==> flow/design.v <==
`timescale 1ns / 10ps
`timescale 1ns / 1ps
`timescale 1ns / 10ps
module pipelined_4stage(clk, rst, imem_addr, imem_data, aluout);
input clk;										
input rst;
output [9:0] imem_addr;			 
input [32-1:0] imem_data;	 
output [32-1:0] aluout;
wire [32-1:0]inst_addr;
wire [32-1:0] inst_out;
wire [32-1:0] inst_in;
assign imem_addr = inst_addr[9:0];
assign inst_out = imem_data;
datapath_mux DP(
	.clk(clk),
	.rst(rst),
	.inst(inst_out),
	.WB_aluout(aluout)
);
PC1 pc(
	.clk(clk),
	.rst(rst),
	.currPC(inst_addr),
	.nextPC(inst_addr)
);
IF_ID_stage IIS(
	.clk(clk),
	.rst(rst), 
	.instout(inst_out), 
	.instin(inst_in)
);
endmodule
`timescale 1ns / 10ps
`timescale 1ns / 1ps
module datapath_mux (
	clk,
	rst,
	inst,
	WB_aluout
);
input		  clk;
input		  rst;
input  [32-1:0] inst;
output  [32-1:0] WB_aluout;
wire [32-1:0] inst_out;
wire [2:0]	aluop_in;
wire [2:0]	aluop_out;
wire alusrc_in;
wire alusrc_out;
wire regDST;
wire wen;
wire [32-1:0] rdata1_in;
wire [32-1:0] rdata2_in;
wire [32-1:0] rdata1_out;
wire [32-1:0] rdata2_out;
wire [32-1:0] wdata_out;
wire [5-1:0] waddr_out;
wire [32-1:0] aluout;
wire [5-1:0] WB_muxout;
wire [32-1:0]rdata2_imm=alusrc_out ? {16'b0,inst_out[15:0]} : rdata2_out; 
wire [5-1:0]waddr_regDST=regDST ? inst[15:11] : inst[20:16]; 
control CO (
    .inst_cntrl(inst[31:26]),
    .wen_cntrl(wen),
    .alusrc_cntrl(alusrc_in),
    .regdst_cntrl(regDST),
    .aluop_cntrl(aluop_in)
);
regfile RFO (
    .clk(clk),
    .rst(rst),
    .wen(wen),
    .raddr1(inst[25:21]),
    .raddr2(inst[20:16]),
    .waddr(WB_muxout),
    .wdata(WB_aluout),
    .rdata1(rdata1_in),
    .rdata2(rdata2_in)
);
ID_EXE_stage IXS(
    .clk(clk),  
    .rst(rst), 
    .aluop_in(aluop_in), 
    .alusrc_in(alusrc_in), 
    .rdata1_in(rdata1_in), 
    .rdata2_in(rdata2_in),
    .inst_in(inst),
    .wregdst_in(waddr_regDST),
    .aluop_out(aluop_out),
    .alusrc_out(alusrc_out), 
    .rdata1_out(rdata1_out), 
    .rdata2_out(rdata2_out), 
    .inst_out(inst_out),
    .wregdst_out(waddr_out)
);
alu ALU0 (
    .a(rdata1_out),
    .b(rdata2_imm),
    .op(aluop_out),
    .out(aluout)
);
EXE_WBstage EWS(
	.clk(clk),
	.rst(rst),
	.aluin(aluout),
	.aluout(WB_aluout),
	.muxin(waddr_out),
	.muxout(WB_muxout)	
);
endmodule  
`timescale 1ns / 10ps
module PC1(clk,rst,nextPC,currPC);
		 input clk,rst;		 
		 input [32 - 1:0]nextPC;		  
		 output reg [32 - 1:0]currPC;
always @(posedge clk)
  begin
    if(rst)
      begin
	currPC <= 0;
      end
    else
      begin
        currPC <= nextPC + 1;
      end
  end
endmodule	
`timescale 1ns / 10ps
module IF_ID_stage (
	clk,  rst, instout, instin
);
input clk, rst;
input [32 - 1:0]instout;
output reg [32 - 1:0]instin;
always @(posedge clk)
  begin
    if(rst)
      begin
	instin <= 0;
      end
    else
      begin
        instin <= instout;
      end
  end
endmodule
`timescale 1ns / 10ps
module ID_EXE_stage (
	clk,  rst, aluop_in, alusrc_in, rdata1_in, rdata2_in, inst_in, wregdst_in,
	aluop_out, alusrc_out, rdata1_out, rdata2_out, inst_out, wregdst_out
);
input clk, rst, alusrc_in;
input [2:0] aluop_in;
input [32-1:0] rdata1_in;
input [32-1:0] rdata2_in;
input [32-1:0] inst_in;
input [5-1:0] wregdst_in;
output reg alusrc_out;
output reg[2:0] aluop_out;
output reg [32-1:0] rdata1_out;
output reg [32-1:0] rdata2_out;
output reg [32-1:0] inst_out;
output reg [5-1:0] wregdst_out;
always @(posedge clk)
  begin
    if(rst)
      begin
	aluop_out <= 0; 
	alusrc_out <= 0; 
	rdata1_out <= 0; 
	rdata2_out <= 0; 
	inst_out <= 0;
	wregdst_out <= 0;
      end
    else
      begin
        aluop_out <= aluop_in; 
	alusrc_out <= alusrc_in; 
	rdata1_out <= rdata1_in; 
	rdata2_out <= rdata2_in; 
	inst_out <= inst_in;
	wregdst_out <= wregdst_in;
      end
  end
endmodule
`timescale 1ns / 10ps
module EXE_WBstage (
	clk,  rst, aluin, aluout,
	muxin, muxout             
);
input clk, rst;
input [32-1:0]aluin;
input [5-1:0]muxin;
output reg[5-1:0]muxout;
output reg [32-1:0]aluout;
always @(posedge clk)
  begin
    if(rst)
      begin
	aluout <= 0;
	muxout <= 0;
      end
    else
      begin
        aluout <= aluin;
	muxout <= muxin;
      end
  end
endmodule
`timescale 1ns / 10ps
module alu(
   a,    
   b,    
   op,    
   out    
   );
   input [32-1:0] a, b;
   input [2:0] op;
   output reg [32-1:0] out;
always @(a or b or op )
begin
   case(op)
       6'b000000: out = a+b;
       6'b000001: out = a - b;
       6'b000010: out = a & b;
       6'b000011:  out = a^b;
       6'b000100: out = a<=b;
       6'b000101: out = a*b;
       6'b000110: out = a+b;
default: out = 0;  
   endcase
end
endmodule
`timescale 1ns / 10ps
module control(
  input [5:0] inst_cntrl, 
  output reg wen_cntrl,
  output reg alusrc_cntrl,
  output reg regdst_cntrl,
  output reg [2:0] aluop_cntrl
  );
  always@(inst_cntrl)
  begin
    case(inst_cntrl)
			6'b000000: begin
					wen_cntrl=1;
					alusrc_cntrl=0;
					regdst_cntrl=1;
					aluop_cntrl=inst_cntrl[2:0];
			end
        6'b000001: begin
                wen_cntrl=1;
					 alusrc_cntrl=0;
					 regdst_cntrl=1;
                aluop_cntrl=inst_cntrl[2:0];
        end
        6'b000010: begin
                wen_cntrl=1;
					 alusrc_cntrl=0;
					 regdst_cntrl=1;
                aluop_cntrl=inst_cntrl[2:0];
        end
        6'b000011: begin
                wen_cntrl=1;
					 alusrc_cntrl=0;
					 regdst_cntrl=1;
                aluop_cntrl=inst_cntrl[2:0];
        end
        6'b000100: begin
                wen_cntrl=1;
					 alusrc_cntrl=0;
					 regdst_cntrl=1;
                aluop_cntrl=inst_cntrl[2:0];
        end
        6'b000101: begin
                wen_cntrl=1;
					 alusrc_cntrl=0;
					 regdst_cntrl=1;
                aluop_cntrl=inst_cntrl[2:0];
			end
		6'b000110: begin
                wen_cntrl=1;
					 alusrc_cntrl=1;
					 regdst_cntrl=0;
                aluop_cntrl=inst_cntrl[2:0];
        end
		default: begin
				wen_cntrl=1; 
				alusrc_cntrl=0;
				regdst_cntrl=1;
				aluop_cntrl=inst_cntrl[2:0];
		end	
    endcase
  end
endmodule
`timescale 1ns / 10ps
`timescale 1ns / 1ps
module regfile (
	clk,
	rst,
	wen,
	raddr1, 
	raddr2, 
	waddr, 
	wdata, 
	rdata1,
	rdata2
	);
	input clk;
	input rst;
	input wen;
	input [5-1:0] raddr1; 
	input [5-1:0] raddr2; 
	input [5-1:0] waddr; 
	input [32-1:0] wdata; 
	output [32-1:0] rdata1;
	output [32-1:0] rdata2;
	reg [32-1:0] regdata [0:32-1];
integer i;
	always@(posedge clk)
		begin
			if(rst)
				begin
					for (i=0; i<32; i=i+1)
					regdata[i] <=0;
					regdata[8] <=5; 
					regdata[3] <=2;
				end
			else
				regdata[waddr] <= (wen == 1) ? wdata : regdata[waddr]; 
		end
	assign rdata1 = ((wen) && (waddr == raddr1)) ? wdata : regdata[raddr1]; 
	assign rdata2 = ((wen) && (waddr == raddr2)) ? wdata : regdata[raddr2];
endmodule 
[From RTL to reports: pipelined_4stage]
Tool output for the design above before and after an edit, in the order of the flow.
"original" refers to lines of the RTL above, "edited" to lines of the edited file.
"difference": "edited" minus "original" as printed here.
Cell names lack the library's common part.
The mark - stands for no value.
Set-up
  top: pipelined_4stage
  clock port: clk
  standard-cell library: sky130hd
  library corner: tt_025C_1v80

[Edit of the RTL]
Unified diff, file above to edited file.
The edit is scripted: it alters the design's behaviour and was not made to optimise anything.
begin of diff
@@ -165,14 +165,4 @@
 always @(posedge clk)
   begin
-    if(rst)
-      begin
-	aluop_out <= 0; 
-	alusrc_out <= 0; 
-	rdata1_out <= 0; 
-	rdata2_out <= 0; 
-	inst_out <= 0;
-	wregdst_out <= 0;
-      end
-    else
       begin
         aluop_out <= aluop_in; 
end of diff

[Word level]
Counts by Yosys on the flattened word-level netlist (proc, flatten, opt, wreduce; memories kept). Register bits leave out memories and registers merged into their read ports (data or address); mux counts leave out enables and synchronous resets folded into registers. Print and check cells are left out. Cells with the same type and inputs are merged into one.
Yosys's memory passes give these memory sizes; they may raise the number of words (mostly to a power of two), join words into wider ones and drop unused or constant bits.
Cells by class
  bitwise gates (word level): original 2, edited 2, difference 0
  magnitude comparators: original 1, edited 1, difference 0
  add/subtract/negate cells: original 3, edited 3, difference 0
  multiply operators: original 1, edited 1, difference 0
  eq/ne operators: original 7, edited 9, difference +2
  mux-type cells: original 11, edited 13, difference +2
  reduce/logical cells: original 3, edited 3, difference 0
Operators with widths
  2-to-1 mux 32 bit: original 3, edited 5, difference +2
  equality test 5 bit: original 0, edited 2, difference +2
Operator kinds equal on both sides are left out: 17.
Word-level totals
  memory cells: original 1, edited 1, difference 0
  memory bits (writable): original 1024, edited 1024, difference 0
  elaborated cells: original 36, edited 42, difference +6
  register bits: original 94, edited 158, difference +64

[Logic depth]
Yosys ltp: most cells in a row. Word level: on the elaborated netlist, between registers, memories and ports. Mapped: between sequential cells and ports; inverters and the memories' decode and read muxes count.
Logic depth
  depth in word-level cells: original 3, edited 3, difference 0
  ABC_AREA: original 0, edited 0
  gate-level depth with buffers: original 33, edited 32, difference -1
  gate-level depth less buffers: original 28, edited 28, difference 0

[Synthesis result]
Source: synth_stat.txt of the flow (Yosys; design flattened, memories mapped). It holds for the ABC_AREA given above (unset counts as 0); a run with the other value may have another netlist.
Synthesis totals
  synthesis area (um^2): original 76091.7, edited 75986.6, difference -105.1
  cells in the netlist: original 6032, edited 6019, difference -13
  flip-flop cells: original 1160, edited 1160, difference 0
Cell types
  nand2_1: original 304, edited 379, difference +75
  a211oi_1: original 78, edited 13, difference -65
  nor2_1: original 1210, edited 1152, difference -58
  o21ai_0: original 58, edited 108, difference +50
  buf_2: original 11, edited 32, difference +21
  buf_1: original 151, edited 132, difference -19
  nor2b_1: original 52, edited 33, difference -19
  inv_1: original 448, edited 431, difference -17
  a21o_1: original 22, edited 37, difference +15
  o21bai_1: original 20, edited 10, difference -10
  a22oi_1: original 11, edited 1, difference -10
  nor3_1: original 33, edited 25, difference -8
  nand3_1: original 20, edited 28, difference +8
  a21oi_1: original 89, edited 96, difference +7
  or3_1: original 5, edited 12, difference +7
  o211ai_1: original 4, edited 11, difference +7
  clkbuf_1: original 337, edited 331, difference -6
  o22ai_1: original 14, edited 20, difference +6
Cell types equal on both sides are left out: 17.
The list need not be complete.
By module: a second synthesis without flattening, with its own total; a netlist apart from the flattened one above.
Unflattened totals
  cell total of the unflattened synthesis: original 7445, edited 7284, difference -161
  area total of the unflattened synthesis (um^2): original 81071.5, edited 80095.6, difference -975.9
Each row is one instance without its submodules.
Modules, original
  regfile: sequential area 30749.5 um^2, area 55295.5 um^2, cells 4519, instances 1
  alu: sequential area 0.0 um^2, area 20007.9 um^2, cells 2412, instances 1
  ID_EXE_stage: sequential area 2102.0 um^2, area 2840.2 um^2, cells 221, instances 1
  PC1: sequential area 640.6 um^2, area 1475.2 um^2, cells 168, instances 1
  EXE_WBstage: sequential area 740.7 um^2, area 1023.5 um^2, cells 77, instances 1
  datapath_mux: sequential area 0.0 um^2, area 364.1 um^2, cells 40, instances 1
  control: sequential area 0.0 um^2, area 65.1 um^2, cells 8, instances 1
  pipelined_4stage: sequential area 0.0 um^2, area 0.0 um^2, cells 0, instances 1
Modules, edited
  regfile: sequential area 30749.5 um^2, area 55254.2 um^2, cells 4519, instances 1
  alu: sequential area 0.0 um^2, area 19811.5 um^2, cells 2367, instances 1
  ID_EXE_stage: sequential area 2102.0 um^2, area 2102.0 um^2, cells 105, instances 1
  PC1: sequential area 640.6 um^2, area 1475.2 um^2, cells 168, instances 1
  EXE_WBstage: sequential area 740.7 um^2, area 1023.5 um^2, cells 77, instances 1
  datapath_mux: sequential area 0.0 um^2, area 364.1 um^2, cells 40, instances 1
  control: sequential area 0.0 um^2, area 65.1 um^2, cells 8, instances 1
  pipelined_4stage: sequential area 0.0 um^2, area 0.0 um^2, cells 0, instances 1

[Timing after synthesis]
Source: OpenSTA report_checks on the synthesized netlist (no wires, ideal clock, input and output delay 20% of the period each), path of least setup slack; recovery checks are left aside. Register names are those of the netlist, which keeps one name where synthesis merged equal registers.
Path after synthesis
  path kind: original reg2reg, edited reg2reg
  start: original reg DP.IXS.alusrc_out, edited reg DP.IXS.alusrc_out
  end: original reg DP.EWS.aluout[27], edited reg DP.EWS.aluout[31]
  data required time (ns): original 7.868, edited 7.912, difference +0.044
  delay of the path (ns): original 7.871, edited 7.621, difference -0.250
  path slack (ns): original 0.128, edited 0.378, difference +0.250
  period (ns): original 8.0, edited 8.0, difference 0.0
  arrival (ns): original 7.739, edited 7.533, difference -0.206
  stages: original 32, edited 31, difference -1
  synthesis period reached (ns): original 7.872, edited 7.622, difference -0.250
"delay of the path" is the arrival time less input delay plus setup time.
"stages" counts driving pins, that of a launching flip-flop among them; a cell with two outputs on the path counts twice.
"synthesis period reached" = period - worst setup slack (recovery checks aside). The figure is calculated, with input and output delays left at 20% of the set period.
Between the ends stands the longest chain of elaborated cells between them, by number of cells; it is not shown to be the way that was timed. Of several equally long chains one is given.
A line is the first line of the expression or statement that the cell stems from. Yosys adds cells for indexed reads and writes and turns some case tables into memories.
Between the ends, after synthesis, original
  cells stage by stage: dfxtp_1 buf_2 buf_6 buf_2 mux2i_1 inv_1 clkbuf_1 clkbuf_1 and2_1 fa_1 inv_1 fa_1 fa_1 fa_1 inv_1 fa_1 inv_1 fa_1 inv_1 fa_1 fa_1 ha_1 a21o_1 a21o_1 a21o_1 o21ai_0 a21oi_1 a41o_1 a21o_1 a211o_1 a22oi_1 a31oi_1
  cells in the longest elaborated chain: 3
  elaborated cells on any way between the ends: 7
  those cells by class: add/sub (2); mul (1); mux (2); logic (2)
Ends and longest elaborated chain, after synthesis, original
  start, declared: line 159  | output reg alusrc_out;
  start, assigned: line 170  | alusrc_out <= 0;
  start, assigned: line 179  | alusrc_out <= alusrc_in;
  2-to-1 mux 32 bit: line 61  | wire [32-1:0]rdata2_imm=alusrc_out ? {16'b0,inst_out[15:0]} : rdata2_out;
  multiplier 32 x 32 -> 32 bit: line 229  | 6'b000101: out = a*b;
  parallel mux 32 bit (select 6 bit): line 223  | case(op)
  end, assigned: line 201  | aluout <= 0;
  end, assigned: line 206  | aluout <= aluin;
  end, declared: line 196  | output reg [32-1:0]aluout;
Between the ends, after synthesis, edited
  cells stage by stage: dfxtp_1 buf_6 buf_6 mux2i_1 inv_1 clkbuf_1 clkbuf_1 and2_1 fa_1 inv_1 fa_1 fa_1 fa_1 inv_1 fa_1 inv_1 fa_1 inv_1 fa_1 fa_1 ha_1 a21o_1 a21o_1 a21oi_1 o21a_1 o21ai_1 a21oi_1 o21ai_0 a311o_1 xnor2_1 o32ai_2
  cells in the longest elaborated chain: 3
  elaborated cells on any way between the ends: 7
  those cells by class: add/sub (2); mul (1); mux (2); logic (2)
Ends and longest elaborated chain, after synthesis, edited
  start, declared: line 159  | output reg alusrc_out;
  start, assigned: line 169  | alusrc_out <= alusrc_in;
  2-to-1 mux 32 bit: line 61  | wire [32-1:0]rdata2_imm=alusrc_out ? {16'b0,inst_out[15:0]} : rdata2_out;
  multiplier 32 x 32 -> 32 bit: line 219  | 6'b000101: out = a*b;
  parallel mux 32 bit (select 6 bit): line 213  | case(op)
  end, assigned: line 191  | aluout <= 0;
  end, assigned: line 196  | aluout <= aluin;
  end, declared: line 186  | output reg [32-1:0]aluout;

[Path in the finished layout]
Path of least setup slack in the final report of each run of pair A (OpenROAD, finished layout, wires in). Where an end is a register, its clock arrival counts in the times.
Path after layout
  path kind: original reg2reg, edited reg2reg
  start: original reg DP.IXS.alusrc_out, edited reg DP.IXS.alusrc_out
  end: original reg DP.EWS.aluout[19], edited reg DP.EWS.aluout[31]
  stages: original 29, edited 25, difference -4
  period (ns): original 7.79, edited 7.79, difference 0.00
  path slack (ns): original 0.22, edited 0.25, difference +0.03
  data required time (ns): original 8.39, edited 8.45, difference +0.06
  arrival (ns): original 8.17, edited 8.20, difference +0.03
Between the ends stands the longest chain of elaborated cells between them, by number of cells; it is not shown to be the way that was timed. Of several equally long chains one is given.
Between the ends, after layout, original
  cells stage by stage: dfxtp_4 buf_12 mux2i_1 inv_2 buf_4 ha_1 fa_1 inv_1 fa_1 fa_1 inv_1 fa_1 ha_1 ha_1 inv_1 fa_1 inv_1 fa_1 ha_1 nand4_1 nor2_1 o31a_1 o21ai_1 or3b_2 a21oi_1 xnor2_1 a32o_1 o21ai_0 a21oi_1
  cells in the longest elaborated chain: 3
  elaborated cells on any way between the ends: 7
  those cells by class: add/sub (2); mul (1); mux (2); logic (2)
Ends and longest elaborated chain, after layout, original
  start, declared: line 159  | output reg alusrc_out;
  start, assigned: line 170  | alusrc_out <= 0;
  start, assigned: line 179  | alusrc_out <= alusrc_in;
  2-to-1 mux 32 bit: line 61  | wire [32-1:0]rdata2_imm=alusrc_out ? {16'b0,inst_out[15:0]} : rdata2_out;
  multiplier 32 x 32 -> 32 bit: line 229  | 6'b000101: out = a*b;
  parallel mux 32 bit (select 6 bit): line 223  | case(op)
  end, assigned: line 201  | aluout <= 0;
  end, assigned: line 206  | aluout <= aluin;
  end, declared: line 196  | output reg [32-1:0]aluout;
Between the ends, after layout, edited
  cells stage by stage: dfxtp_4 buf_8 mux2i_2 inv_2 buf_4 and2_1 fa_1 inv_1 fa_1 fa_1 inv_1 fa_1 fa_1 fa_1 fa_1 fa_1 ha_2 or3_1 o21ai_0 o21ai_2 a21oi_2 o21ai_2 a311o_1 xnor2_2 o32ai_2
  cells in the longest elaborated chain: 3
  elaborated cells on any way between the ends: 7
  those cells by class: add/sub (2); mul (1); mux (2); logic (2)
Ends and longest elaborated chain, after layout, edited
  start, declared: line 159  | output reg alusrc_out;
  start, assigned: line 169  | alusrc_out <= alusrc_in;
  2-to-1 mux 32 bit: line 61  | wire [32-1:0]rdata2_imm=alusrc_out ? {16'b0,inst_out[15:0]} : rdata2_out;
  multiplier 32 x 32 -> 32 bit: line 219  | 6'b000101: out = a*b;
  parallel mux 32 bit (select 6 bit): line 213  | case(op)
  end, assigned: line 191  | aluout <= 0;
  end, assigned: line 196  | aluout <= aluin;
  end, declared: line 186  | output reg [32-1:0]aluout;

[Flow runs]
Runs of the flow (Yosys, OpenROAD) on both versions; the two runs of a pair have the same settings. The constraints put input and output delay at 20% of the set period each and load the outputs with 0.01 pF.
Flow settings, pair A
  CORE_UTILIZATION: 40
  period_ns: 7.79
  CAP_MARGIN: 20
  CORE_MARGIN: 2
  SLEW_MARGIN: 20
Results, pair A
  post-layout utilization (%): original 44.8, edited 44.6, difference -0.2
  full die area (um^2): original 193732.0, edited 193468.0, difference -264.0
  worst-case hold slack (ns): original 0.450, edited 0.458, difference +0.008
  smallest setup slack (ns): original 0.221, edited 0.245, difference +0.024
  netlist area reported by Yosys (um^2): original 76091.7, edited 75986.6, difference -105.1
  power (W): original 0.018179, edited 0.036364, difference +0.018185
  reached clock period (ns): original 7.569, edited 7.545, difference -0.024
  standard-cell area after routing (um^2): original 84965.2, edited 84006.8, difference -958.4
Flow settings, pair B
  ABC_AREA: 0
  CORE_UTILIZATION: 16
  CTS_CLUSTER_DIAMETER: 54
  GPL_TIMING_DRIVEN: 1
  HOLD_SLACK_MARGIN: 0.07
  PLACE_DENSITY_LB_ADDON: 0.13
  period_ns: 6.91
  CAP_MARGIN: 20
  CORE_MARGIN: 2
  SLEW_MARGIN: 20
Results, pair B
  post-layout utilization (%): original 19.9, edited 20.2, difference +0.3
  full die area (um^2): original 481109.0, edited 480443.0, difference -666.0
  worst-case hold slack (ns): original 0.446, edited 0.439, difference -0.007
  smallest setup slack (ns): original -0.608, edited -0.650, difference -0.042
  netlist area reported by Yosys (um^2): original 76091.7, edited 75986.6, difference -105.1
  power (W): original 0.023764, edited 0.058185, difference +0.034421
  reached clock period (ns): original 7.518, edited 7.560, difference +0.042
  standard-cell area after routing (um^2): original 94174.1, edited 95731.8, difference +1557.7
By "reached clock period" is meant the clock period of the run minus its worst setup slack. This is arithmetic on one report: input and output delays are still those of the set period (20% each).
"power" is the tool's figure for a default switching activity; nothing was simulated.
